==> flow/design.v <==
`timescale 1ns / 1ps
`default_nettype none
module Nbit_reg #(parameter n=1, r=0)
   (input  wire [n-1:0] in,
    output wire [n-1:0] out,
    input  wire         clk,
    input  wire         we,
    input  wire         gwe,
    input  wire         rst
    );
   reg [n-1:0] state;
   assign out = state;
   always @(posedge clk) 
     begin 
       if (gwe & rst) 
         state <= r;
       else if (gwe & we) 
         state <= in; 
     end
endmodule
module gp1(input wire a, b,
           output wire g, p);
   assign g = a & b;
   assign p = a | b;
endmodule
module gp4(input wire [3:0] gin, pin,
           input wire cin,
           output wire gout, pout,
           output wire [2:0] cout);
  assign pout = (&  pin [3:0]);
  assign gout = (gin[0] & pin[1] & pin[2] & pin[3]) |(gin[1] & pin[2] & pin[3])| (gin[2] & pin[3]) | gin[3];
  assign cout[0] = (gin[0] | pin[0] & cin); 
  assign cout[1] = (gin[1] | pin[1] & cout[0]);
  assign cout[2] = (gin[2] | pin[2] & cout[1]);
endmodule
module cla16
  (input wire [15:0]  a, b,
   input wire         cin,
   output wire [15:0] sum);
  wire [15:0] gin, pin;
  genvar i;
  for(i = 0; i < 16; i=i+1) begin
    gp1 g(.a(a[i]), .b(b[i]), .g(gin[i]), .p(pin[i]));
  end
  wire [15:0] cout;
  wire g30_1, p30_1;
  gpn #(4) gf1(.gin(gin[3:0]), .pin(pin[3:0]), .cin(cin), .gout(g30_1), .pout(p30_1), .cout(cout[2:0]));
  assign cout[3] = (cin & p30_1) | g30_1;
  wire g30_2, p30_2;
  gp4 gf2(.gin(gin[7:4]), .pin(pin[7:4]), .cin(cout[3]), .gout(g30_2), .pout(p30_2), .cout(cout[6:4]));
  assign cout[7] = (cout[3] & p30_2) | g30_2;
  wire g30_3, p30_3;
  gp4 gf3(.gin(gin[11:8]), .pin(pin[11:8]), .cin(cout[7]), .gout(g30_3), .pout(p30_3), .cout(cout[10:8]));
  assign cout[11] = (cout[7] & p30_3) | g30_3;
  wire g30_4, p30_4;
  gp4 gf4(.gin(gin[15:12]), .pin(pin[15:12]), .cin(cout[11]), .gout(g30_4), .pout(p30_4), .cout(cout[14:12]));
  assign cout[15] = (cout[11] & p30_4) | g30_4;
  assign sum[0] = a[0] ^ b[0] ^ cin;
  for(i = 1; i < 16; i = i + 1) begin
    assign sum[i] = a[i] ^ b[i] ^ cout[i - 1];
  end
endmodule
module gpn
  #(parameter N = 4)
  (input wire [N-1:0] gin, pin,
   input wire  cin,
   output wire gout, pout,
   output wire [N-2:0] cout);
  assign pout = (&  pin [N - 1:0]);
  wire [N-2: 0] temp;
  genvar i;
  for (i = 0; i < N-1; i = i + 1) begin
    assign temp[i] = gin[i] & (& pin[N-1:i+1]);
  end
  assign gout = (| temp [N-2:0]) | gin[N-1];
  assign cout[0] = (gin[0] | pin[0] & cin); 
  for(i = 0; i < N - 2; i = i + 1) begin
    assign cout[i + 1] = (gin[i + 1] | pin[i + 1] & cout[i]);
  end
endmodule
`timescale 1ns / 1ps
`default_nettype none
module lc4_divider(input  wire [15:0] i_dividend,
                   input  wire [15:0] i_divisor,
                   output wire [15:0] o_remainder,
                   output wire [15:0] o_quotient);
      wire [15:0] temp_rem [16:0];
      wire [15:0] temp_quot [16:0];
      wire [15:0] temp_div [16:0];
      assign temp_rem[0] = 16'b0;
      assign temp_quot[0] = 16'b0;
      assign temp_div[0] = i_dividend;
      genvar i;
      for (i = 0; i < 16; i = i + 1) begin
            lc4_divider_one_iter div_one_iter(.i_dividend(temp_div[i]),
                              .i_divisor(i_divisor),
                              .i_remainder(temp_rem[i]),
                              .i_quotient(temp_quot[i]),
                              .o_dividend(temp_div[i + 1]),
                              .o_remainder(temp_rem[i + 1]),
                              .o_quotient(temp_quot[i + 1]));
      end
      wire divisor_zero_check = (i_divisor == 16'b0);
      assign o_quotient = divisor_zero_check ? 16'b0 : temp_quot[16];
      assign o_remainder = divisor_zero_check ? 16'b0 : temp_rem[16];
endmodule  
module lc4_divider_one_iter(input  wire [15:0] i_dividend,
                            input  wire [15:0] i_divisor,
                            input  wire [15:0] i_remainder,
                            input  wire [15:0] i_quotient,
                            output wire [15:0] o_dividend,
                            output wire [15:0] o_remainder,
                            output wire [15:0] o_quotient);
      wire zerocheck = 0 == i_divisor;
      assign o_dividend = i_dividend << 1;
      wire [15:0] div_shift_t, a_comp_t, prequot, preremainder, tempquot, remshift;
      assign remshift = i_remainder << 1;
      assign div_shift_t = (i_dividend >> 15) & 1'b1;
      assign a_comp_t =  div_shift_t | remshift;
      wire select_t = a_comp_t < i_divisor;
      assign preremainder = (select_t ? a_comp_t : (a_comp_t - i_divisor));
      assign o_remainder = zerocheck ? 16'b0 : preremainder;
      assign tempquot = i_quotient << 1;
      assign prequot = (select_t ? tempquot : tempquot | 1'b1);
      assign o_quotient = zerocheck ? 16'b0 : prequot;
endmodule
`timescale 1ns / 1ps
`default_nettype none
module cla_input_rs (  
      input wire [15:0] insn,
      input wire [15:0] pc,
      input wire [15:0] r1,
      output wire [15:0] rs
);
      assign rs = (insn[15:12] == 4'd1) | (insn[15:12] == 4'd6) | (insn[15:12] == 4'd7) ? r1 : pc;
endmodule
module cla_input_rt (  
      input wire [15:0] insn,
      input wire [15:0] r2,
      input wire [15:0] imm11,
      input wire [15:0] imm5,
      input wire [15:0] uimm7,
      input wire [15:0] imm9,
      input wire [15:0] imm6,
      output wire [15:0] rt
);
      wire [15:0] mux1, mux2;
      assign mux1 = (insn[5:4] == 2'b00) ? r2 : ((insn[5:4] == 2'b01) ? ~r2 : imm5);
      assign mux2 = imm9;
      assign rt = (insn[15:12] == 4'b1100) ? imm11 : 
                  ((insn[15:12] == 4'b0001) ? mux1 : 
                   (insn[15:12] == 4'b0010) ? uimm7 :
                   (insn[15:12] == 4'b0000) ? mux2 :
                   (insn[15:12] == 4'b0110 | insn[15:12] == 4'b0111) ? imm6:
                   16'b0
                  );
endmodule
module cla_input_ci (
      input wire [15:0] insn,
      output wire cin
);
      wire mux_top = (insn[5:3] == 3'b010) ? ((insn[15:12] == 4'b0001) ? 1 : 0) : 0;
      wire mux_bot = (insn[15:12] == 4'b0000 | insn[15:12] == 4'b0100 | insn[15:12] == 4'b1100 | insn[15:12] == 4'b1111) ? 1 : 0;
      assign cin = mux_top | mux_bot;
endmodule
module comparators (
      input wire [15:0] insn,
      input wire [15:0] r1,
      input wire [15:0] r2,
      input wire [15:0] imm7,
      input wire [15:0] uimm7,
      output wire [15:0] comp_out
);
      wire [15:0] mux_rs = (insn[8:7] == 2'b00 | insn[8:7] == 2'b10) ? $signed(r1) : r1; 
      wire [15:0] mux_rt = (insn[8:7] == 2'b00) ? $signed(r2) : 
                        (insn[8:7] == 2'b01) ? r2 :
                        (insn[8:7] == 2'b10) ? imm7 :
                        uimm7;
      wire signed [15:0] signed_comp_out = ($signed(mux_rs) > $signed(mux_rt)) ? 16'b1 : ($signed(mux_rs) == $signed(mux_rt)) ? 16'b0 : 16'hFFFF;
      wire [15:0] unsigned_comp_out = (mux_rs > mux_rt) ? 16'b1 : (mux_rs == mux_rt) ? 16'b0 : 16'hFFFF;
      assign comp_out = (insn[8:7] == 2'b00 | insn[8:7] == 2'b10) ? signed_comp_out : unsigned_comp_out;
endmodule
module lc4_alu(input  wire [15:0] i_insn,
               input wire [15:0]  i_pc,
               input wire [15:0]  i_r1data,
               input wire [15:0]  i_r2data,
               output wire [15:0] o_result);
      wire [15:0] imm5, imm6, imm7, imm9, imm11, uimm4, uimm7, uimm8;
      assign uimm4 = {12'b0, i_insn[3:0]};
      assign uimm7 = {9'b0, i_insn[6:0]};
      assign uimm8 = {8'b0, i_insn[7:0]};
      assign imm5 = {{12{i_insn[4]}}, i_insn[3:0]};
      assign imm6 = {{11{i_insn[5]}}, i_insn[4:0]};
      assign imm7 = {{10{i_insn[6]}}, i_insn[5:0]};
      assign imm9 = {{8{i_insn[8]}}, i_insn[7:0]};
      assign imm11 = {{6{i_insn[10]}}, i_insn[9:0]};
      wire cla_cin;
      wire [15:0] cla_rt, cla_rs;
      cla_input_ci get_cin(.insn(i_insn), .cin(cla_cin));
      cla_input_rs get_rs(.insn(i_insn), .pc(i_pc), .r1(i_r1data), .rs(cla_rs));
      cla_input_rt get_rt(.insn(i_insn), .r2(i_r2data), .imm11(imm11), .imm5(imm5), .uimm7(uimm7), .imm9(imm9), .imm6(imm6), .rt(cla_rt));
      wire [15:0] cla_output;
      cla16 get_cla_out(.a(cla_rs), .b(cla_rt), .cin(cla_cin), .sum(cla_output));
      wire [15:0] mult_out = i_r1data * i_r2data;
      wire [15:0] div_out, mod_out;
      lc4_divider div(.i_dividend(i_r1data), .i_divisor(i_r2data), .o_remainder(mod_out), .o_quotient(div_out));
      wire [15:0] math_mux = (i_insn[5:3] == 3'b011) ? div_out : (i_insn[5:3] == 3'b001) ? mult_out : cla_output;
      wire [15:0] comp_result;
      comparators get_comp(.insn(i_insn), .r1(i_r1data), .r2(i_r2data), .imm7(imm7), .uimm7(uimm7), .comp_out(comp_result));
      wire signed [15:0] sra_temp = $signed(i_r1data) >>> uimm4;
      wire [15:0] shift_result = (i_insn[5:4] == 2'b00) ? (i_r1data << uimm4) : 
                              (i_insn[5:4] == 2'b01) ? sra_temp : 
                              (i_insn[5:4] == 2'b10) ? (i_r1data >> uimm4) : 
                              mod_out;
      wire [15:0] hiconst = (i_r1data & 8'hFF) | (uimm8 << 8);
      wire [15:0] trap = 16'h8000 | uimm8;
      wire [15:0] basic_log = (i_insn[5:3] == 3'b000) ? i_r1data & i_r2data :
                              (i_insn[5:3] == 3'b001) ? ~i_r1data :
                              (i_insn[5:3] == 3'b010) ? i_r1data | i_r2data :
                              (i_insn[5:3] == 3'b011) ? i_r1data ^ i_r2data :
                              i_r1data & imm5;
      wire [15:0] jsr_out =  (i_insn[11] == 1) ? ((i_pc & 16'h8000) | (i_insn[10:0] << 4)) : i_r1data;
      wire [15:0] jmp_out = (i_insn[11] == 1) ? cla_output : i_r1data;
      assign o_result =  (i_insn[15:12] == 4'b0100) ? jsr_out : 
                        (i_insn[15:12] == 4'b0101) ? basic_log : 
                        (i_insn[15:12] == 4'b1101) ? hiconst : 
                        (i_insn[15:12] == 4'b1111) ? trap :  
                        (i_insn[15:12] == 4'b1001) ? imm9 : 
                        (i_insn[15:12] == 4'b1010) ? shift_result : 
                        (i_insn[15:12] == 4'b0010) ? comp_result : 
                        (i_insn[15:12] == 4'b0001) ? math_mux : 
                        (i_insn[15:12] == 4'b1100) ? jmp_out : 
                        (i_insn[15:12] == 4'b0000) ? cla_output : 
                        (i_insn[15:12] == 4'b0110) ? cla_output : 
                        (i_insn[15:12] == 4'b0111) ? cla_output :
                        (i_insn[15:12] == 4'b1000) ? i_r1data : 
                        16'b0;
endmodule
`timescale 1ns / 1ps
`default_nettype none
module lc4_decoder(input  wire [15:0] insn,                
                   output wire [ 2:0] r1sel,               
                   output wire        r1re,                
                   output wire [ 2:0] r2sel,               
                   output wire        r2re,                
                   output wire [ 2:0] wsel,                
                   output wire        regfile_we,          
                   output wire        nzp_we,              
                   output wire        select_pc_plus_one,  
                   output wire        is_load,             
                   output wire        is_store,            
                   output wire        is_branch,           
                   output wire        is_control_insn      
                   );
   wire [3:0] opcode = insn[15:12];
   assign     is_branch = (opcode == 4'b0000 & insn != 0);
   wire       is_arith = (opcode == 4'b0001);
   wire       is_add = (is_arith & (insn[5:3] == 3'b000));
   wire       is_mul = (is_arith & (insn[5:3] == 3'b001));
   wire       is_sub = (is_arith & (insn[5:3] == 3'b010));
   wire       is_div = (is_arith & (insn[5:3] == 3'b011));
   wire       is_addi = (is_arith & insn[5]);
   wire       is_compare = (opcode == 4'b0010);
   wire       is_cmp = (is_compare & (insn[8:7] == 2'b00));
   wire       is_cmpu = (is_compare & (insn[8:7] == 2'b01));
   wire       is_cmpi = (is_compare & (insn[8:7] == 2'b10));
   wire       is_cmpiu = (is_compare & (insn[8:7] == 2'b11));
   wire       is_jsr = (insn[15:11] == 5'b01001);
   wire       is_jsrr = (insn[15:11] == 5'b01000);
   wire       is_logic = (opcode == 4'b0101);
   wire       is_and = (is_logic & (insn[5:3] == 3'b000));
   wire       is_not = (is_logic & (insn[5:3] == 3'b001));
   wire       is_or = (is_logic & (insn[5:3] == 3'b010));
   wire       is_xor = (is_logic & (insn[5:3] == 3'b011));
   wire       is_andi = (is_logic & insn[5]);
   wire       is_ldr = (opcode == 4'b0110);
   wire       is_str = (opcode == 4'b0111);
   wire       is_rti = (opcode == 4'b1000);
   wire       is_const = (opcode == 4'b1001);
   wire       is_shift = (opcode == 4'b1010);
   wire       is_sll = (is_shift & (insn[5:4] == 2'b00));
   wire       is_sra = (is_shift & (insn[5:4] == 2'b01));
   wire       is_srl = (is_shift & (insn[5:4] == 2'b10));
   wire       is_mod = (is_shift & (insn[5:4] == 2'b11));
   wire       is_jmpr = (insn[15:11] == 5'b11000);
   wire       is_jmp = (insn[15:11] == 5'b11001);
   wire       is_hiconst = (opcode == 4'b1101);
   wire       is_trap = (opcode == 4'b1111);
   assign r1sel = (is_compare | is_hiconst) ? insn[11:9] :   
                  (is_rti) ? 3'd7 : insn[8:6];
   assign r1re = is_arith | 
                 is_compare | 
                 is_jsrr | 
                 is_logic | 
                 is_ldr | 
                 is_str | 
                 is_rti | 
                 is_shift | 
                 is_jmpr |
                 is_hiconst
                 ;
   assign r2sel = (is_str) ? insn[11:9] : insn[2:0];  
   assign r2re = is_add | is_mul |  is_sub | is_div |
                 is_cmp | is_cmpu |
                 is_and | is_or | is_xor |
                 is_str |
                 is_mod;
   assign wsel = (is_jsr | is_jsrr | is_trap) ? 3'd7 : insn[11:9];   
   assign regfile_we = is_arith | is_jsr | is_jsrr | is_logic | is_ldr | is_const | is_shift | is_hiconst | is_trap;
   assign nzp_we = regfile_we | is_compare;
   assign select_pc_plus_one = is_trap | is_jsrr | is_jsr;
   assign is_load = is_ldr;
   assign is_store = is_str;
   assign is_control_insn =  is_jsr | is_jsrr | is_rti | is_jmpr | is_jmp | is_trap;
endmodule
`timescale 1ns / 1ps
`default_nettype none
module lc4_regfile #(parameter n = 16)
   (input  wire         clk,
    input  wire         gwe,
    input  wire         rst,
    input  wire [  2:0] i_rs,       
    output wire [n-1:0] o_rs_data,  
    input  wire [  2:0] i_rt,       
    output wire [n-1:0] o_rt_data,  
    input  wire [  2:0] i_rd,       
    input  wire [n-1:0] i_wdata,    
    input  wire         i_rd_we     
    );
    wire [8:0] registers_write_q;
    wire [16:0] o_data_temp [8:0];
    genvar i;
    for (i = 0; i < 8; i=i+1) begin
        assign registers_write_q[i] = (i_rd == i) & i_rd_we;
        Nbit_reg #(16, 0) thing_register(.in(i_wdata), .out(o_data_temp[i]), .clk(clk), .we(registers_write_q[i]), .gwe(gwe), .rst(rst));
    end
    assign o_rs_data = i_rs == 0 ? o_data_temp[0] :
                       i_rs == 1 ? o_data_temp[1] :
                       i_rs == 2 ? o_data_temp[2] :
                       i_rs == 3 ? o_data_temp[3] :
                       i_rs == 4 ? o_data_temp[4] :
                       i_rs == 5 ? o_data_temp[5] :
                       i_rs == 6 ? o_data_temp[6] :
                       o_data_temp[7];
    assign o_rt_data = i_rt == 0 ? o_data_temp[0] :
                       i_rt == 1 ? o_data_temp[1] :
                       i_rt == 2 ? o_data_temp[2] :
                       i_rt == 3 ? o_data_temp[3] :
                       i_rt == 4 ? o_data_temp[4] :
                       i_rt == 5 ? o_data_temp[5] :
                       i_rt == 6 ? o_data_temp[6] :
                       o_data_temp[7];
endmodule
`timescale 1ns / 1ps
`default_nettype none
module lc4_processor
   (input  wire        clk,                 
    input wire         rst,  
    input wire         gwe,  
    output wire [15:0] o_cur_pc,  
    input wire [15:0]  i_cur_insn,  
    output wire [15:0] o_dmem_addr,  
    input wire [15:0]  i_cur_dmem_data,  
    output wire        o_dmem_we,  
    output wire [15:0] o_dmem_towrite,  
    output wire [1:0]  test_stall,  
    output wire [15:0] test_cur_pc,  
    output wire [15:0] test_cur_insn,  
    output wire        test_regfile_we,  
    output wire [2:0]  test_regfile_wsel,  
    output wire [15:0] test_regfile_data,  
    output wire        test_nzp_we,  
    output wire [2:0]  test_nzp_new_bits,  
    output wire        test_dmem_we,  
    output wire [15:0] test_dmem_addr,  
    output wire [15:0] test_dmem_data,  
    input wire [7:0]   switch_data,  
    output wire [7:0]  led_data  
    );
   wire [15:0]   pc;       
   wire [15:0]   next_pc;  
   wire stall_load = is_load_X && ((r1sel_D_pre == wsel_X && r1re_D_pre) ||
                     ((r2sel_D_pre == wsel_X && r2re_D_pre) && ~is_store_D_pre));
   wire not_stall_q = ~stall_load && (~is_load_X || ~is_branch_D_pre);
   wire branched_q = (is_control_insn_X) || (is_branch_X & nzp_correct);
   wire [15:0] i_cur_insn_F = branched_q ? 16'b0 : i_cur_insn;
   wire [15:0] pc_F = branched_q ? 16'b0 : pc;
   wire [1:0] stall_F = branched_q ? 2'd2 : (not_stall_q ? 2'd0 : 2'd3);
   Nbit_reg #(16, 16'h8200) pc_reg (.in(next_pc), .out(pc), .clk(clk), .we(not_stall_q), .gwe(gwe), .rst(rst));
   wire [15:0] pc_D_pre, i_cur_insn_D_pre;
   Nbit_reg #(16, 16'h8200) pc_reg_D (.in(pc_F), .out(pc_D_pre), .clk(clk), .we(not_stall_q), .gwe(gwe), .rst(rst));
   Nbit_reg #(16, 16'b0) i_cur_insn_reg_D (.in(i_cur_insn_F), .out(i_cur_insn_D_pre), .clk(clk), .we(not_stall_q), .gwe(gwe), .rst(rst));
   wire [1:0] stall_D_pre;
   Nbit_reg #(2, 2'b10) stall_reg_D(.in(stall_F), .out(stall_D_pre), .clk(clk), .we(not_stall_q), .gwe(gwe), .rst(rst));
   wire [2:0] r1sel_D_pre, r2sel_D_pre, wsel_D_pre;
   wire r1re_D_pre, r2re_D_pre, regfile_we_D_pre, nzp_we_D_pre, select_pc_plus_one_D_pre, is_load_D_pre, is_store_D_pre, is_branch_D_pre, is_control_insn_D_pre;
   lc4_decoder decodermain(.insn(i_cur_insn_D_pre),  .r1sel(r1sel_D_pre), .r1re(r1re_D_pre), .r2sel(r2sel_D_pre), .r2re(r2re_D_pre), .wsel(wsel_D_pre), .regfile_we(regfile_we_D_pre), .nzp_we(nzp_we_D_pre), .select_pc_plus_one(select_pc_plus_one_D_pre), .is_load(is_load_D_pre), .is_store(is_store_D_pre), .is_branch(is_branch_D_pre), .is_control_insn(is_control_insn_D_pre));
   wire [15:0] o_rs_data1, o_rt_data1;
   lc4_regfile #(16) theregisterfile(.clk(clk), .gwe(gwe), .rst(rst),
    .i_rs(r1sel_D_pre),       
    .o_rs_data(o_rs_data1),  
    .i_rt(r2sel_D_pre),       
    .o_rt_data(o_rt_data1),  
    .i_rd_we(regfile_we_W),     
    .i_rd(wsel_W),       
    .i_wdata(i_wdata)    
    );
   wire[15:0] o_rs_data = (r1sel_D_pre == wsel_W) && regfile_we_W && r1re_D_pre ? i_wdata : o_rs_data1;
   wire[15:0] o_rt_data = (r2sel_D_pre == wsel_W) && regfile_we_W && r2re_D_pre ? i_wdata : o_rt_data1;
   wire [15:0] pc_plus_1, pc_plus_1_D;
   cla16 cla_one(.a(pc), .b(0), .cin(1), .sum(pc_plus_1));
   Nbit_reg #(16, 16'b0) pc_plus_one_reg_D(.in(pc_plus_1), .out(pc_plus_1_D), .clk(clk), .we(not_stall_q), .gwe(gwe), .rst(rst));
   wire r1re_D, r2re_D, regfile_we_D, nzp_we_D, select_pc_plus_one_D, is_load_D, is_store_D, is_branch_D, is_control_insn_D;
   wire nop_question = branched_q || ~not_stall_q;
   wire [15:0] pc_D = nop_question ? 16'b0 :  pc_D_pre;
   wire[15:0] i_cur_insn_D = nop_question ? 16'b0 :  i_cur_insn_D_pre;
   wire [2:0] r1sel_D,r2sel_D, wsel_D;
   assign r1sel_D = nop_question ? 3'b0 :  r1sel_D_pre;
   assign r2sel_D = nop_question ? 3'b0 :  r2sel_D_pre;
   assign wsel_D = nop_question ? 3'b0 :  wsel_D_pre;
   assign r1re_D = nop_question ? 1'b0 :  r1re_D_pre;
   assign r2re_D = nop_question ? 1'b0 :  r2re_D_pre;
   assign regfile_we_D = nop_question ? 1'b0 :  regfile_we_D_pre;
   assign select_pc_plus_one_D = nop_question ? 1'b0 :  select_pc_plus_one_D_pre;
   assign is_load_D = nop_question ? 1'b0 : is_load_D_pre;
   assign is_store_D = nop_question ? 1'b0 :  is_store_D_pre;
   assign is_branch_D = nop_question ? 1'b0 :  is_branch_D_pre;
   assign is_control_insn_D = nop_question ? 1'b0 :  is_control_insn_D_pre;
   assign nzp_we_D = nop_question ? 1'b0 :  nzp_we_D_pre;
   wire [1:0] stall_D = branched_q ? 2'b10 : (not_stall_q ? stall_D_pre : 2'b11);
   wire [1:0] stall_X;
   wire [2:0] r1sel_X,r2sel_X, wsel_X;
   wire r1re_X, r2re_X, regfile_we_X, nzp_we_X, select_pc_plus_one_X, is_load_X, is_store_X, is_branch_X, is_control_insn_X;
   wire [15:0] pc_X, o_rs_data_X, o_rt_data_X, i_cur_insn_X, pc_plus_1_X;
   Nbit_reg #(2, 2'b10) stall_reg_X(.in(stall_D), .out(stall_X), .clk(clk), .we(1'b1), .gwe(gwe), .rst(rst));
   Nbit_reg #(16, 16'h8200) pc_reg_X (.in(pc_D), .out(pc_X), .clk(clk), .we(1'b1), .gwe(gwe), .rst(rst));
   Nbit_reg #(16, 0) reg_rs_X (.in(o_rs_data), .out(o_rs_data_X), .clk(clk), .we(1'b1), .gwe(gwe), .rst(rst));
   Nbit_reg #(16, 0) reg_rt_X (.in(o_rt_data), .out(o_rt_data_X), .clk(clk), .we(1'b1), .gwe(gwe), .rst(rst));
   Nbit_reg #(16, 16'b0) pc_plus_one_reg_X(.in(pc_plus_1_D), .out(pc_plus_1_X), .clk(clk), .we(1'b1), .gwe(gwe), .rst(rst));
   Nbit_reg #(3, 0) r1sel_reg_X (.in(r1sel_D), .out(r1sel_X), .clk(clk), .we(1'b1), .gwe(gwe), .rst(rst));
   Nbit_reg #(3, 0) r2sel_reg_X (.in(r2sel_D), .out(r2sel_X), .clk(clk), .we(1'b1), .gwe(gwe), .rst(rst));
   Nbit_reg #(3, 0) wsel_reg_X (.in(wsel_D), .out(wsel_X), .clk(clk), .we(1'b1), .gwe(gwe), .rst(rst));
   Nbit_reg #(1, 0) r1re_reg_X (.in(r1re_D), .out(r1re_X), .clk(clk), .we(1'b1), .gwe(gwe), .rst(rst));
   Nbit_reg #(1, 0) r2re_reg_X (.in(r2re_D), .out(r2re_X), .clk(clk), .we(1'b1), .gwe(gwe), .rst(rst));
   Nbit_reg #(1, 0) regfile_we_reg_X (.in(regfile_we_D), .out(regfile_we_X), .clk(clk), .we(1'b1), .gwe(gwe), .rst(rst));
   Nbit_reg #(1, 0) nzp_we_reg_X (.in(nzp_we_D), .out(nzp_we_X), .clk(clk), .we(1'b1), .gwe(gwe), .rst(rst));
   Nbit_reg #(1, 0) select_pc_plus_one_reg_X (.in(select_pc_plus_one_D), .out(select_pc_plus_one_X), .clk(clk), .we(1'b1), .gwe(gwe), .rst(rst));
   Nbit_reg #(1, 0) is_load_reg_X (.in(is_load_D), .out(is_load_X), .clk(clk), .we(1'b1), .gwe(gwe), .rst(rst));
   Nbit_reg #(1, 0) is_store_reg_X (.in(is_store_D), .out(is_store_X), .clk(clk), .we(1'b1), .gwe(gwe), .rst(rst));
   Nbit_reg #(1, 0) is_branch_reg_X (.in(is_branch_D), .out(is_branch_X), .clk(clk), .we(1'b1), .gwe(gwe), .rst(rst));
   Nbit_reg #(1, 0) is_control_insn_reg_X (.in(is_control_insn_D), .out(is_control_insn_X), .clk(clk), .we(1'b1), .gwe(gwe), .rst(rst));
   Nbit_reg #(16, 0) i_cur_insn_reg_X (.in(i_cur_insn_D), .out(i_cur_insn_X), .clk(clk), .we(1'b1), .gwe(gwe), .rst(rst));
   wire [15:0] bypass_r1_1 = (r1sel_X == wsel_W) && regfile_we_W ? i_wdata : o_rs_data_X;
   wire [15:0] bypass_r2_1 = (r2sel_X == wsel_W) && regfile_we_W ? i_wdata : o_rt_data_X;
   wire [15:0] bypass_r1_full = (r1sel_X == wsel_M) && regfile_we_M ? alu_result_M : bypass_r1_1;
   wire [15:0] bypass_r2_full = (r2sel_X == wsel_M) && regfile_we_M ? alu_result_M : bypass_r2_1;
   wire [15:0] alu_result;
   lc4_alu alu_main(.i_insn(i_cur_insn_X), .i_pc(pc_X), .i_r1data(bypass_r1_full), .i_r2data(bypass_r2_full),
               .o_result(alu_result));
   wire [1:0] stall_M;
   Nbit_reg #(2, 2'b10) stall_reg_M(.in(stall_X), .out(stall_M), .clk(clk), .we(1'b1), .gwe(gwe), .rst(rst));
   wire [15:0] pc_M;
   Nbit_reg #(16, 16'h8200) pc_reg_M (.in(pc_X), .out(pc_M), .clk(clk), .we(1'b1), .gwe(gwe), .rst(rst));
   wire [15:0] o_rs_data_M;
   wire [15:0] o_rt_data_M_1;
   wire [15:0] alu_result_M;
   Nbit_reg #(16, 0) reg_rs_M (.in(bypass_r1_full), .out(o_rs_data_M), .clk(clk), .we(1'b1), .gwe(gwe), .rst(rst));
   Nbit_reg #(16, 0) reg_rt_M (.in(bypass_r2_full), .out(o_rt_data_M_1), .clk(clk), .we(1'b1), .gwe(gwe), .rst(rst));
   Nbit_reg #(16, 0) alu_result_reg_M (.in(alu_result), .out(alu_result_M), .clk(clk), .we(1'b1), .gwe(gwe), .rst(rst));
   wire[15:0] pc_plus_1_M;
   Nbit_reg #(16, 16'b0) pc_plus_one_reg_M(.in(pc_plus_1_X), .out(pc_plus_1_M), .clk(clk), .we(1'b1), .gwe(gwe), .rst(rst));
   wire [15:0] i_cur_insn_M;
   wire [2:0] r1sel_M, r2sel_M, wsel_M;
   wire r1re_M, r2re_M, regfile_we_M, nzp_we_M, select_pc_plus_one_M, is_load_M, is_store_M, is_branch_M, is_control_insn_M;
   Nbit_reg #(3, 0) r1sel_reg_M (.in(r1sel_X), .out(r1sel_M), .clk(clk), .we(1'b1), .gwe(gwe), .rst(rst));
   Nbit_reg #(3, 0) r2sel_reg_M (.in(r2sel_X), .out(r2sel_M), .clk(clk), .we(1'b1), .gwe(gwe), .rst(rst));
   Nbit_reg #(3, 0) wsel_reg_M (.in(wsel_X), .out(wsel_M), .clk(clk), .we(1'b1), .gwe(gwe), .rst(rst));
   Nbit_reg #(1, 0) r1re_reg_M (.in(r1re_X), .out(r1re_M), .clk(clk), .we(1'b1), .gwe(gwe), .rst(rst));
   Nbit_reg #(1, 0) r2re_reg_M (.in(r2re_X), .out(r2re_M), .clk(clk), .we(1'b1), .gwe(gwe), .rst(rst));
   Nbit_reg #(1, 0) regfile_we_reg_M (.in(regfile_we_X), .out(regfile_we_M), .clk(clk), .we(1'b1), .gwe(gwe), .rst(rst));
   Nbit_reg #(1, 0) nzp_we_reg_M (.in(nzp_we_X), .out(nzp_we_M), .clk(clk), .we(1'b1), .gwe(gwe), .rst(rst));
   Nbit_reg #(1, 0) select_pc_plus_one_reg_M (.in(select_pc_plus_one_X), .out(select_pc_plus_one_M), .clk(clk), .we(1'b1), .gwe(gwe), .rst(rst));
   Nbit_reg #(1, 0) is_load_reg_M (.in(is_load_X), .out(is_load_M), .clk(clk), .we(1'b1), .gwe(gwe), .rst(rst));
   Nbit_reg #(1, 0) is_store_reg_M (.in(is_store_X), .out(is_store_M), .clk(clk), .we(1'b1), .gwe(gwe), .rst(rst));
   Nbit_reg #(1, 0) is_branch_reg_M (.in(is_branch_X), .out(is_branch_M), .clk(clk), .we(1'b1), .gwe(gwe), .rst(rst));
   Nbit_reg #(1, 0) is_control_insn_reg_M (.in(is_control_insn_X), .out(is_control_insn_M), .clk(clk), .we(1'b1), .gwe(gwe), .rst(rst));
   Nbit_reg #(16, 0) i_cur_insn_reg_M (.in(i_cur_insn_X), .out(i_cur_insn_M), .clk(clk), .we(1'b1), .gwe(gwe), .rst(rst));
   wire [15:0] o_rt_data_M =  regfile_we_W && is_store_M && r2sel_M == wsel_W ? i_wdata : o_rt_data_M_1;
   wire [15:0] o_dmem_towrite_M = is_store_M ? o_rt_data_M : 16'b0;
   wire o_dmem_we_M = is_store_M;
   wire [15:0] o_dmem_addr_M = (is_load_M | is_store_M) ? alu_result_M : 16'b0;
   assign o_dmem_we = o_dmem_we_M;
   assign o_dmem_addr = o_dmem_addr_M;
   assign o_dmem_towrite = o_dmem_towrite_M;
   wire [15:0] i_cur_dmem_data_M = i_cur_dmem_data;
   Nbit_reg #(2, 2'b10) stall_reg_W(.in(stall_M), .out(test_stall), .clk(clk), .we(1'b1), .gwe(gwe), .rst(rst));
   wire [15:0] o_dmem_addr_W, o_dmem_towrite_W, i_cur_dmem_data_W;
   wire o_dmem_we_W;
   Nbit_reg #(16, 0) o_dem_addr_reg_W (.in(o_dmem_addr_M), .out(o_dmem_addr_W), .clk(clk), .we(1'b1), .gwe(gwe), .rst(rst));
   Nbit_reg #(16, 0) o_dem_towrite_reg_W (.in(o_dmem_towrite_M), .out(o_dmem_towrite_W), .clk(clk), .we(1'b1), .gwe(gwe), .rst(rst));
   Nbit_reg #(1, 0) o_dem_we_reg_W (.in(o_dmem_we_M), .out(o_dmem_we_W), .clk(clk), .we(1'b1), .gwe(gwe), .rst(rst));
   Nbit_reg #(16, 0) i_cur_dmem_data_reg_W (.in(i_cur_dmem_data_M), .out(i_cur_dmem_data_W), .clk(clk), .we(1'b1), .gwe(gwe), .rst(rst));
   wire[15:0] pc_plus_1_W;
   Nbit_reg #(16, 16'b0) pc_plus_one_reg_W(.in(pc_plus_1_M), .out(pc_plus_1_W), .clk(clk), .we(1'b1), .gwe(gwe), .rst(rst));
   wire [15:0] pc_W;
   Nbit_reg #(16, 16'h8200) pc_reg_W (.in(pc_M), .out(pc_W), .clk(clk), .we(1'b1), .gwe(gwe), .rst(rst));
   wire [15:0] o_rs_data_W;
   wire [15:0] o_rt_data_W;
   wire [15:0] alu_result_W;
   Nbit_reg #(16, 0) reg_rs_W (.in(o_rs_data_M), .out(o_rs_data_W), .clk(clk), .we(1'b1), .gwe(gwe), .rst(rst));
   Nbit_reg #(16, 0) reg_rt_W (.in(o_rt_data_M), .out(o_rt_data_W), .clk(clk), .we(1'b1), .gwe(gwe), .rst(rst));
   Nbit_reg #(16, 0) alu_result_reg_W (.in(alu_result_M), .out(alu_result_W), .clk(clk), .we(1'b1), .gwe(gwe), .rst(rst));
   wire [15:0] i_cur_insn_W;
   wire [2:0] r1sel_W, r2sel_W, wsel_W;
   wire r1re_W, r2re_W, regfile_we_W, nzp_we_W, select_pc_plus_one_W, is_load_W, is_store_W, is_branch_W, is_control_insn_W;
   Nbit_reg #(3, 0) r1sel_reg_W (.in(r1sel_M), .out(r1sel_W), .clk(clk), .we(1'b1), .gwe(gwe), .rst(rst));
   Nbit_reg #(3, 0) r2sel_reg_W (.in(r2sel_M), .out(r2sel_W), .clk(clk), .we(1'b1), .gwe(gwe), .rst(rst));
   Nbit_reg #(3, 0) wsel_reg_W (.in(wsel_M), .out(wsel_W), .clk(clk), .we(1'b1), .gwe(gwe), .rst(rst));
   Nbit_reg #(1, 0) r1re_reg_W (.in(r1re_M), .out(r1re_W), .clk(clk), .we(1'b1), .gwe(gwe), .rst(rst));
   Nbit_reg #(1, 0) r2re_reg_W (.in(r2re_M), .out(r2re_W), .clk(clk), .we(1'b1), .gwe(gwe), .rst(rst));
   Nbit_reg #(1, 0) regfile_we_reg_W (.in(regfile_we_M), .out(regfile_we_W), .clk(clk), .we(1'b1), .gwe(gwe), .rst(rst));
   Nbit_reg #(1, 0) nzp_we_reg_W (.in(nzp_we_M), .out(nzp_we_W), .clk(clk), .we(1'b1), .gwe(gwe), .rst(rst));
   Nbit_reg #(1, 0) select_pc_plus_one_reg_W (.in(select_pc_plus_one_M), .out(select_pc_plus_one_W), .clk(clk), .we(1'b1), .gwe(gwe), .rst(rst));
   Nbit_reg #(1, 0) is_load_reg_W (.in(is_load_M), .out(is_load_W), .clk(clk), .we(1'b1), .gwe(gwe), .rst(rst));
   Nbit_reg #(1, 0) is_store_reg_W (.in(is_store_M), .out(is_store_W), .clk(clk), .we(1'b1), .gwe(gwe), .rst(rst));
   Nbit_reg #(1, 0) is_branch_reg_W (.in(is_branch_M), .out(is_branch_W), .clk(clk), .we(1'b1), .gwe(gwe), .rst(rst));
   Nbit_reg #(1, 0) is_control_insn_reg_W (.in(is_control_insn_M), .out(is_control_insn_W), .clk(clk), .we(1'b1), .gwe(gwe), .rst(rst));
   Nbit_reg #(16, 0) i_cur_insn_reg_W (.in(i_cur_insn_M), .out(i_cur_insn_W), .clk(clk), .we(1'b1), .gwe(gwe), .rst(rst));
   wire [15:0] nzp_new_bits_input = is_control_insn_X ? pc_plus_1_X : alu_result;
   wire [2:0] nzp_new_bits = ($signed(nzp_new_bits_input) == 0) ? 3'b010 : 
                        ($signed(nzp_new_bits_input) > 0) ? 3'b001 :
                        3'b100;
   wire nzp_from_load = is_load_M && ~(nzp_we_X && ~is_load_X);
   wire [2:0] nzp_load_bits = ($signed(i_cur_dmem_data) == 0) ? 3'b010 :
                              ($signed(i_cur_dmem_data) > 0) ? 3'b001 :
                              3'b100;
   wire [2:0] nzp_reg_in = nzp_from_load ? nzp_load_bits : nzp_new_bits;
   wire [2:0] nzp_new_bits_M;
   Nbit_reg #(3, 0) nzp_reg_M (.in(nzp_new_bits), .out(nzp_new_bits_M), .clk(clk), .we(1'b1), .gwe(gwe), .rst(rst));
   wire [2:0] nzp_new_bits_W;
   Nbit_reg #(3, 0) nzp_reg_W (.in(nzp_new_bits_M), .out(nzp_new_bits_W), .clk(clk), .we(1'b1), .gwe(gwe), .rst(rst));
   wire nzp_correct = i_cur_insn_X[11] == 1 & nzp_old_bits == 3'b100 | 
                     i_cur_insn_X[10] == 1 & nzp_old_bits == 3'b010 |
                     i_cur_insn_X[9] == 1 & nzp_old_bits == 3'b001;
   wire [2:0] nzp_old_bits;
   Nbit_reg #(3, 0) nzp_reg (.in(nzp_reg_in), .out(nzp_old_bits), .clk(clk), .we(nzp_we_X | is_load_M), .gwe(gwe), .rst(rst));
   assign next_pc = (branched_q) ? alu_result : pc_plus_1;
   wire [15:0] alu_datamem_output = is_load_W ? i_cur_dmem_data_W : alu_result_W;
   wire [15:0] i_wdata = (select_pc_plus_one_W ? pc_plus_1_W : alu_datamem_output);
   assign test_cur_pc = pc_W;
   assign test_cur_insn = i_cur_insn_W;
   assign test_regfile_wsel = wsel_W;
   assign test_regfile_data = regfile_we_W ? i_wdata : 16'b0;
   assign test_nzp_we = nzp_we_W;
   assign test_dmem_we = is_store_W;
   assign test_nzp_new_bits = is_load_W ? ($signed(i_cur_dmem_data_W) == 0) ? 3'b010 : 
                        ($signed(i_cur_dmem_data_W) > 0) ? 3'b001 :
                        3'b100 : nzp_new_bits_W;
   assign test_dmem_addr = o_dmem_addr_W;
   assign test_dmem_data = is_store_W ? o_dmem_towrite_W : (is_load_W ? i_cur_dmem_data_W : 16'b0);
   assign test_regfile_we = regfile_we_W;
   assign o_cur_pc = pc;
endmodule
`timescale 1ns / 1ps
`default_nettype none
module lc4_core
   (input  wire        clk,
    input  wire        rst,
    output wire [15:0] o_cur_pc,
    input  wire [15:0] i_cur_insn,
    output wire [15:0] o_dmem_addr,
    input  wire [15:0] i_cur_dmem_data,
    output wire        o_dmem_we,
    output wire [15:0] o_dmem_towrite,
    output wire [1:0]  test_stall,
    output wire [15:0] test_cur_pc,
    output wire [15:0] test_cur_insn,
    output wire        test_regfile_we,
    output wire [2:0]  test_regfile_wsel,
    output wire [15:0] test_regfile_data,
    output wire        test_nzp_we,
    output wire [2:0]  test_nzp_new_bits,
    output wire        test_dmem_we,
    output wire [15:0] test_dmem_addr,
    output wire [15:0] test_dmem_data
    );
   wire [7:0] led_unused;
   lc4_processor proc (.clk(clk), .rst(rst), .gwe(1'b1),
                       .o_cur_pc(o_cur_pc), .i_cur_insn(i_cur_insn),
                       .o_dmem_addr(o_dmem_addr), .i_cur_dmem_data(i_cur_dmem_data),
                       .o_dmem_we(o_dmem_we), .o_dmem_towrite(o_dmem_towrite),
                       .test_stall(test_stall), .test_cur_pc(test_cur_pc),
                       .test_cur_insn(test_cur_insn), .test_regfile_we(test_regfile_we),
                       .test_regfile_wsel(test_regfile_wsel), .test_regfile_data(test_regfile_data),
                       .test_nzp_we(test_nzp_we), .test_nzp_new_bits(test_nzp_new_bits),
                       .test_dmem_we(test_dmem_we), .test_dmem_addr(test_dmem_addr),
                       .test_dmem_data(test_dmem_data),
                       .switch_data(8'd0), .led_data(led_unused));
endmodule
[Step by step through the tools: lc4_core]
Tool output for the design above, in the order of the flow.
Lines are those of the file above, counted from 1.
Cell names lack the library's common part.
The mark -- stands for no value.
Set-up
  design top: lc4_core
  clock port: clk
  standard-cell library: sky130hd
  library corner: tt_025C_1v80

[Word level]
Yosys after proc, flatten, opt, wreduce and memory -nomap, before mapping. Print and check cells are not counted.
Storage and ports
  flip-flop bits (word level): 516
  memory bits (read-only): 0
  word width x clocked read ports: 0
  RAM bits: 0
  elaborated cells: 604
  bits in latches: 0
  memory cells: 0
Cells by class
  add/sub/neg operators: 16
  bitwise operators: 244
  multiply operators: 1
  mux-type cells: 139
  shift-type cells: 3
  reductions and logical operators: 48
  divide/modulo/power cells: 0
  equality and inequality tests: 71
  order comparisons: 21
Operators by type and width (number)
  two-way mux 16 bit: 76
  two-way mux 15 bit: 30
  multiplier 16 x 16 -> 16 bit: 1
  bitwise OR 1 x 16 -> 16 bit: 15
  less-than comparator 16 bit: 15
  subtractor 15 bit: 14
  zero test 32 bit: 3
  bitwise OR 1 bit: 86
  bitwise AND 1 bit: 81
  greater-than comparator 16 x 1 -> 1 bit (second input constant): 3
  XOR 1 bit: 47
  == test 4 bit (second input constant): 11
  two-way mux 3 bit: 12
  == test 3 x 2 -> 1 bit (second input constant): 11
  == test 3 bit (second input constant): 11
  greater-than comparator 16 bit: 2
  == test 16 bit: 2
  bitwise AND 16 bit: 2
  inverter 16 bit: 2
  == test 4 x 3 -> 1 bit (second input constant): 7
  == test 3 bit: 9
  AND reduction 4 bit: 6
  two-way mux 1 bit: 20
  == test 3 x 1 -> 1 bit (second input constant): 6
  logical AND 1 bit: 17
  less-than comparator 1 x 16 -> 1 bit: 1
  bitwise OR 16 x 15 -> 16 bit: 1
  subtractor 16 bit: 1
Not listed: further kinds 25, cells in them 51.

[Depth]
Depth = most cells in a row (Yosys ltp): at word level without a register or memory, in the mapped netlist without a sequential cell, where the memories' decode and read muxes count.
Depth
  word-level depth: 81
  ABC_AREA: 0
  mapped depth: 195

[Netlist]
The flow's flattened synthesis, as Yosys stat reports it; memories are mapped. The netlist is that of the ABC_AREA named above (0 if unset); the other value can give another one.
Synthesis totals
  cells in the netlist: 6209
  sequential area: 10309.9 um^2
  cell area after synthesis: 46029.1 um^2
  mapped flip-flops: 515
Cells by type
  dfxtp_1: number 515, total area 1.03E+04 um^2
  ha_1: number 389, total area 4.87E+03 um^2
  nand2_1: number 912, total area 3.42E+03 um^2
  a21oi_1: number 552, total area 2762.65 um^2
  nor2_1: number 625, total area 2346 um^2
  fa_1: number 107, total area 2.14E+03 um^2
  o21ai_0: number 331, total area 1.66E+03 um^2
  nor2b_1: number 239, total area 1.5E+03 um^2
  xnor2_1: number 163, total area 1.43E+03 um^2
  clkbuf_1: number 301, total area 1.13E+03 um^2
  inv_1: number 275, total area 1032.24 um^2
  a211oi_1: number 109, total area 818.285 um^2
  mux2i_1: number 79, total area 790.758 um^2
  a21o_1: number 100, total area 750.72 um^2
  and2_1: number 100, total area 625.6 um^2
  o21a_1: number 82, total area 615.59 um^2
  xor2_1: number 70, total area 613.088 um^2
  nand3_1: number 119, total area 595.571 um^2
Other cell types: 87; their cells: 1141.
By module: a second synthesis without flattening, with its own total; a netlist apart from the flattened one above.
Second synthesis, totals
  cells (unflattened synthesis): 7565
  area (unflattened synthesis): 60690.7 um^2
Each row is one instance without its submodules.
Modules
  lc4_divider_one_iter: cells 221, area 1505.2 um^2, times used 16
  Nbit_reg: cells 37, area 509.2 um^2, times used 19
  lc4_alu: cells 1191, area 8368.0 um^2, times used 1
  lc4_processor: cells 531, area 3661.0 um^2, times used 1
  Nbit_reg: cells 39, area 516.7 um^2, times used 5
  Nbit_reg: cells 37, area 509.2 um^2, times used 5
  lc4_regfile (n=16): cells 313, area 2397.3 um^2, times used 1
  cla_input_rt: cells 167, area 1098.6 um^2, times used 1
  Nbit_reg: cells 8, area 100.1 um^2, times used 9
  lc4_divider: cells 81, area 827.0 um^2, times used 1
  comparators: cells 109, area 792.0 um^2, times used 1
  Nbit_reg: cells 4, area 41.3 um^2, times used 17
  cla_input_rs: cells 93, area 696.9 um^2, times used 1
  cla16: cells 36, area 335.3 um^2, times used 2
Further modules, not shown: 7.

[Worst setup path after synthesis]
Path of least setup slack by OpenSTA after synthesis, without wires, with an ideal clock, recovery checks aside; 20% of the period is set as input and as output delay. Where synthesis merged equal registers, the netlist keeps one of their names.
Timing after synthesis
  path kind: register to register
  start: register proc.wsel_reg_W.state[0]
  end: register proc.nzp_reg.state
  path delay: 36.922 ns
  data required time: 39.878 ns
  data arrival time: 36.800 ns
  path buffers: 27
  stages: 164
  clock period: 40.0 ns
  slack: 3.078 ns
  synthesis period reached: 36.922 ns
"path delay" is the arrival time less input delay plus setup time.
"stages" counts driving pins, that of a launching flip-flop among them; a cell with two outputs on the path counts twice.
"synthesis period reached" is the clock period less the worst setup slack; recovery checks do not enter. This is arithmetic on one report: input and output delays are still those of the set period (20% each).
An end named without its bit number is one bit of that signal or, where synthesis recoded a state register, one of its new flip-flops.
Between the ends stands the longest chain of elaborated cells between them, by number of cells; it is not shown to be the way that was timed. Of several equally long chains one is given.
Each line given opens the expression or statement behind the cell; cells for indexed reads and writes are added by Yosys, which also makes memories of some case tables.
Between the ends, after synthesis
  cell sequence: dfxtp_1 > buf_6 > xnor2_1 > and4_1 > buf_4 > buf_4 > mux2i_1 > a21o_1 > buf_1 > ha_1 > o211ai_1 > nor4_2 > and2_1 > ha_1 > a211oi_2 > o21ai_0 > a311o_1 > a41oi_2 > (+128 left out) > clkbuf_1 > mux2_2 > and2_1 > ha_1 > or3_1 > o21bai_1 > a21o_1 > a41o_1 > o22ai_1 > clkbuf_1 > clkbuf_1 > nand3_1 > a21oi_1 > o22ai_1 > or3_1 > nor4_1 > o21ai_1 > a311o_1
  cells in the longest elaborated chain: 81
RTL lines, path after synthesis
  start: declaration: line 11  | reg [n-1:0] state;
  start: assignment: line 16  | state <= r;
  start: assignment: line 18  | state <= in;
  == test 3 bit: line 453  | wire [15:0] bypass_r1_1 = (r1sel_X == wsel_W) && regfile_we_W ? i_wdata : o_rs_data_X;
  logical AND 1 bit: line 453
  two-way mux 16 bit: line 453
  two-way mux 16 bit: line 455  | wire [15:0] bypass_r1_full = (r1sel_X == wsel_M) && regfile_we_M ? alu_result_M : bypass_r1_1;
  subtractor 1 x 15 -> 15 bit: line 121  | assign preremainder = (select_t ? a_comp_t : (a_comp_t - i_divisor));
  two-way mux 15 bit: line 121
  two-way mux 15 bit: line 122  | assign o_remainder = zerocheck ? 16'b0 : preremainder;
  (+67 left out)
  two-way mux 16 bit: line 225  | (i_insn[15:12] == 4'b0101) ? basic_log :
  two-way mux 16 bit: line 224  | assign o_result =  (i_insn[15:12] == 4'b0100) ? jsr_out :
  two-way mux 16 bit: line 529  | wire [15:0] nzp_new_bits_input = is_control_insn_X ? pc_plus_1_X : alu_result;
  greater-than comparator 16 x 1 -> 1 bit: line 531  | ($signed(nzp_new_bits_input) > 0) ? 3'b001 :
  two-way mux 3 bit: line 531
  two-way mux 3 bit: line 530  | wire [2:0] nzp_new_bits = ($signed(nzp_new_bits_input) == 0) ? 3'b010 :
  two-way mux 3 bit: line 537  | wire [2:0] nzp_reg_in = nzp_from_load ? nzp_load_bits : nzp_new_bits;
  end: assignment: line 16
  end: assignment: line 18
  end: declaration: line 11

[Worst path after layout]
Path of least setup slack in the final report of stored run 1 (OpenROAD, finished layout, wires in). Where an end is a register, its clock arrival counts in the times.
Timing post-layout
  path kind: register to register
  start: register proc.wsel_reg_W.state[1]
  end: register proc.nzp_reg.state
  clock period: 51.1 ns
  data required time: 51.57 ns
  data arrival time: 46.54 ns
  stages: 153
  slack: 5.04 ns
  path buffers: 9
An end named without its bit number is one bit of that signal or, where synthesis recoded a state register, one of its new flip-flops.
Between the ends stands the longest chain of elaborated cells between them, by number of cells; it is not shown to be the way that was timed. Of several equally long chains one is given.
Between the ends, post-layout
  cell sequence: dfxtp_1 > xnor2_1 > and4_1 > a211oi_1 > nor2_1 > buf_4 > clkinv_1 > ha_1 > inv_1 > ha_1 > o221a_2 > nand3_2 > nor2_1 > a21oi_1 > o21ai_0 > fa_1 > a211oi_2 > o21ai_0 > (+117 left out) > buf_4 > nand4_1 > o211ai_1 > nor2_1 > ha_1 > a21oi_1 > o21ai_0 > a21o_1 > a41o_1 > o22a_1 > nand2_1 > o2111ai_1 > a21o_1 > o22ai_1 > or3_1 > nor4_1 > o21ai_1 > a311o_1
  cells in the longest elaborated chain: 81
RTL lines, path post-layout
  start: declaration: line 11  | reg [n-1:0] state;
  start: assignment: line 16  | state <= r;
  start: assignment: line 18  | state <= in;
  == test 3 bit: line 453  | wire [15:0] bypass_r1_1 = (r1sel_X == wsel_W) && regfile_we_W ? i_wdata : o_rs_data_X;
  logical AND 1 bit: line 453
  two-way mux 16 bit: line 453
  two-way mux 16 bit: line 455  | wire [15:0] bypass_r1_full = (r1sel_X == wsel_M) && regfile_we_M ? alu_result_M : bypass_r1_1;
  subtractor 1 x 15 -> 15 bit: line 121  | assign preremainder = (select_t ? a_comp_t : (a_comp_t - i_divisor));
  two-way mux 15 bit: line 121
  two-way mux 15 bit: line 122  | assign o_remainder = zerocheck ? 16'b0 : preremainder;
  (+67 left out)
  two-way mux 16 bit: line 225  | (i_insn[15:12] == 4'b0101) ? basic_log :
  two-way mux 16 bit: line 224  | assign o_result =  (i_insn[15:12] == 4'b0100) ? jsr_out :
  two-way mux 16 bit: line 529  | wire [15:0] nzp_new_bits_input = is_control_insn_X ? pc_plus_1_X : alu_result;
  greater-than comparator 16 x 1 -> 1 bit: line 531  | ($signed(nzp_new_bits_input) > 0) ? 3'b001 :
  two-way mux 3 bit: line 531
  two-way mux 3 bit: line 530  | wire [2:0] nzp_new_bits = ($signed(nzp_new_bits_input) == 0) ? 3'b010 :
  two-way mux 3 bit: line 537  | wire [2:0] nzp_reg_in = nzp_from_load ? nzp_load_bits : nzp_new_bits;
  end: assignment: line 16
  end: assignment: line 18
  end: declaration: line 11

Add stored flow runs of lc4_core

Design lc4_core on sky130hd. What follows are 5 stored runs of the flow, each under its own settings; their order means nothing. The constraints put input and output delay at 20% of the set period each and load the outputs with 0.01 pF.
"achieved clock period (ns)" = clock period - worst setup slack. The figure is calculated, with input and output delays left at 20% of the set period.
By "worst setup path time (ns)" is meant the share of the clock period that the worst setup path is allowed (20% is reserved at inputs, 20% at outputs), minus its slack. Clock arrival times at its registers enter into it.

settings of stored run 1
{
  "CAP_MARGIN": 25,
  "CORE_ASPECT_RATIO": 0.57,
  "CORE_UTILIZATION": 55,
  "CTS_CLUSTER_SIZE": 32,
  "PLACE_DENSITY_LB_ADDON": 0.27,
  "period_ns": 51.1,
  "CORE_MARGIN": 2,
  "SLEW_MARGIN": 20
}
report of stored run 1
yosys chip area after synthesis (um^2): 46029.1
finish__design__die__area: 86111.6
finish__design__instance__area__stdcell: 50561.0
finish__design__instance__utilization: 0.6071
finish__timing__setup__ws: 5.038
finish__timing__setup__tns: 0.000
finish__timing__hold__ws: 0.424
achieved clock period (ns): 46.062
worst setup path time (ns): 46.06
worst setup path kind: register to register

settings of stored run 2
{
  "ABC_AREA": 1,
  "CORE_UTILIZATION": 15,
  "CTS_CLUSTER_DIAMETER": 260,
  "CTS_CLUSTER_SIZE": 19,
  "MAX_ROUTING_LAYER": "met4",
  "MIN_ROUTING_LAYER": "met2",
  "PLACE_DENSITY": 0.51,
  "period_ns": 29.6,
  "CAP_MARGIN": 20,
  "CORE_MARGIN": 2,
  "SLEW_MARGIN": 20
}
report of stored run 2
yosys chip area after synthesis (um^2): 42615.9
finish__design__die__area: 288385.0
finish__design__instance__area__stdcell: 63039.2
finish__design__instance__utilization: 0.2231
finish__timing__setup__ws: -2.277
finish__timing__setup__tns: -60.169
finish__timing__hold__ws: 0.396
achieved clock period (ns): 31.877
worst setup path time (ns): 31.88
worst setup path kind: register to register

settings of stored run 3
{
  "ABC_AREA": 1,
  "CELL_PAD_IN_SITES_DETAIL_PLACEMENT": 1,
  "CELL_PAD_IN_SITES_GLOBAL_PLACEMENT": 3,
  "CORE_MARGIN": 8,
  "CORE_UTILIZATION": 45,
  "CTS_CLUSTER_DIAMETER": 195,
  "GPL_ROUTABILITY_DRIVEN": 0,
  "GPL_TIMING_DRIVEN": 0,
  "HOLD_SLACK_MARGIN": 0.14,
  "MAX_ROUTING_LAYER": "met4",
  "MIN_ROUTING_LAYER": "met2",
  "PLACE_DENSITY": 0.38,
  "SETUP_SLACK_MARGIN": 5.0,
  "TNS_END_PERCENT": 90,
  "period_ns": 57.2,
  "CAP_MARGIN": 20,
  "SLEW_MARGIN": 20
}
report of stored run 3: did not finish, place, GPL-0301

settings of stored run 4
{
  "ABC_AREA": 0,
  "CELL_PAD_IN_SITES_GLOBAL_PLACEMENT": 0,
  "CORE_ASPECT_RATIO": 0.84,
  "CORE_MARGIN": 5,
  "CORE_UTILIZATION": 16,
  "GPL_ROUTABILITY_DRIVEN": 1,
  "MIN_ROUTING_LAYER": "met2",
  "PLACE_DENSITY_LB_ADDON": 0.04,
  "SETUP_SLACK_MARGIN": 5.0,
  "period_ns": 58.7,
  "CAP_MARGIN": 20,
  "SLEW_MARGIN": 20
}
report of stored run 4
yosys chip area after synthesis (um^2): 46029.1
finish__design__die__area: 298548.0
finish__design__instance__area__stdcell: 54941.4
finish__design__instance__utilization: 0.1918
finish__timing__setup__ws: 9.627
finish__timing__setup__tns: 0.000
finish__timing__hold__ws: 0.412
achieved clock period (ns): 49.073
worst setup path time (ns): 49.07
worst setup path kind: register to register

settings of stored run 5
{
  "CORE_MARGIN": 4,
  "GPL_TIMING_DRIVEN": 0,
  "SETUP_SLACK_MARGIN": 0.46,
  "TNS_END_PERCENT": 20,
  "period_ns": 40.0,
  "CAP_MARGIN": 20,
  "CORE_UTILIZATION": 40,
  "SLEW_MARGIN": 20
}
report of stored run 5
yosys chip area after synthesis (um^2): 46029.1
finish__design__die__area: 120565.0
finish__design__instance__area__stdcell: 54118.2
finish__design__instance__utilization: 0.4733
finish__timing__setup__ws: 1.312
finish__timing__setup__tns: 0.000
finish__timing__hold__ws: 0.407
achieved clock period (ns): 38.688
worst setup path time (ns): 38.69
worst setup path kind: register to register
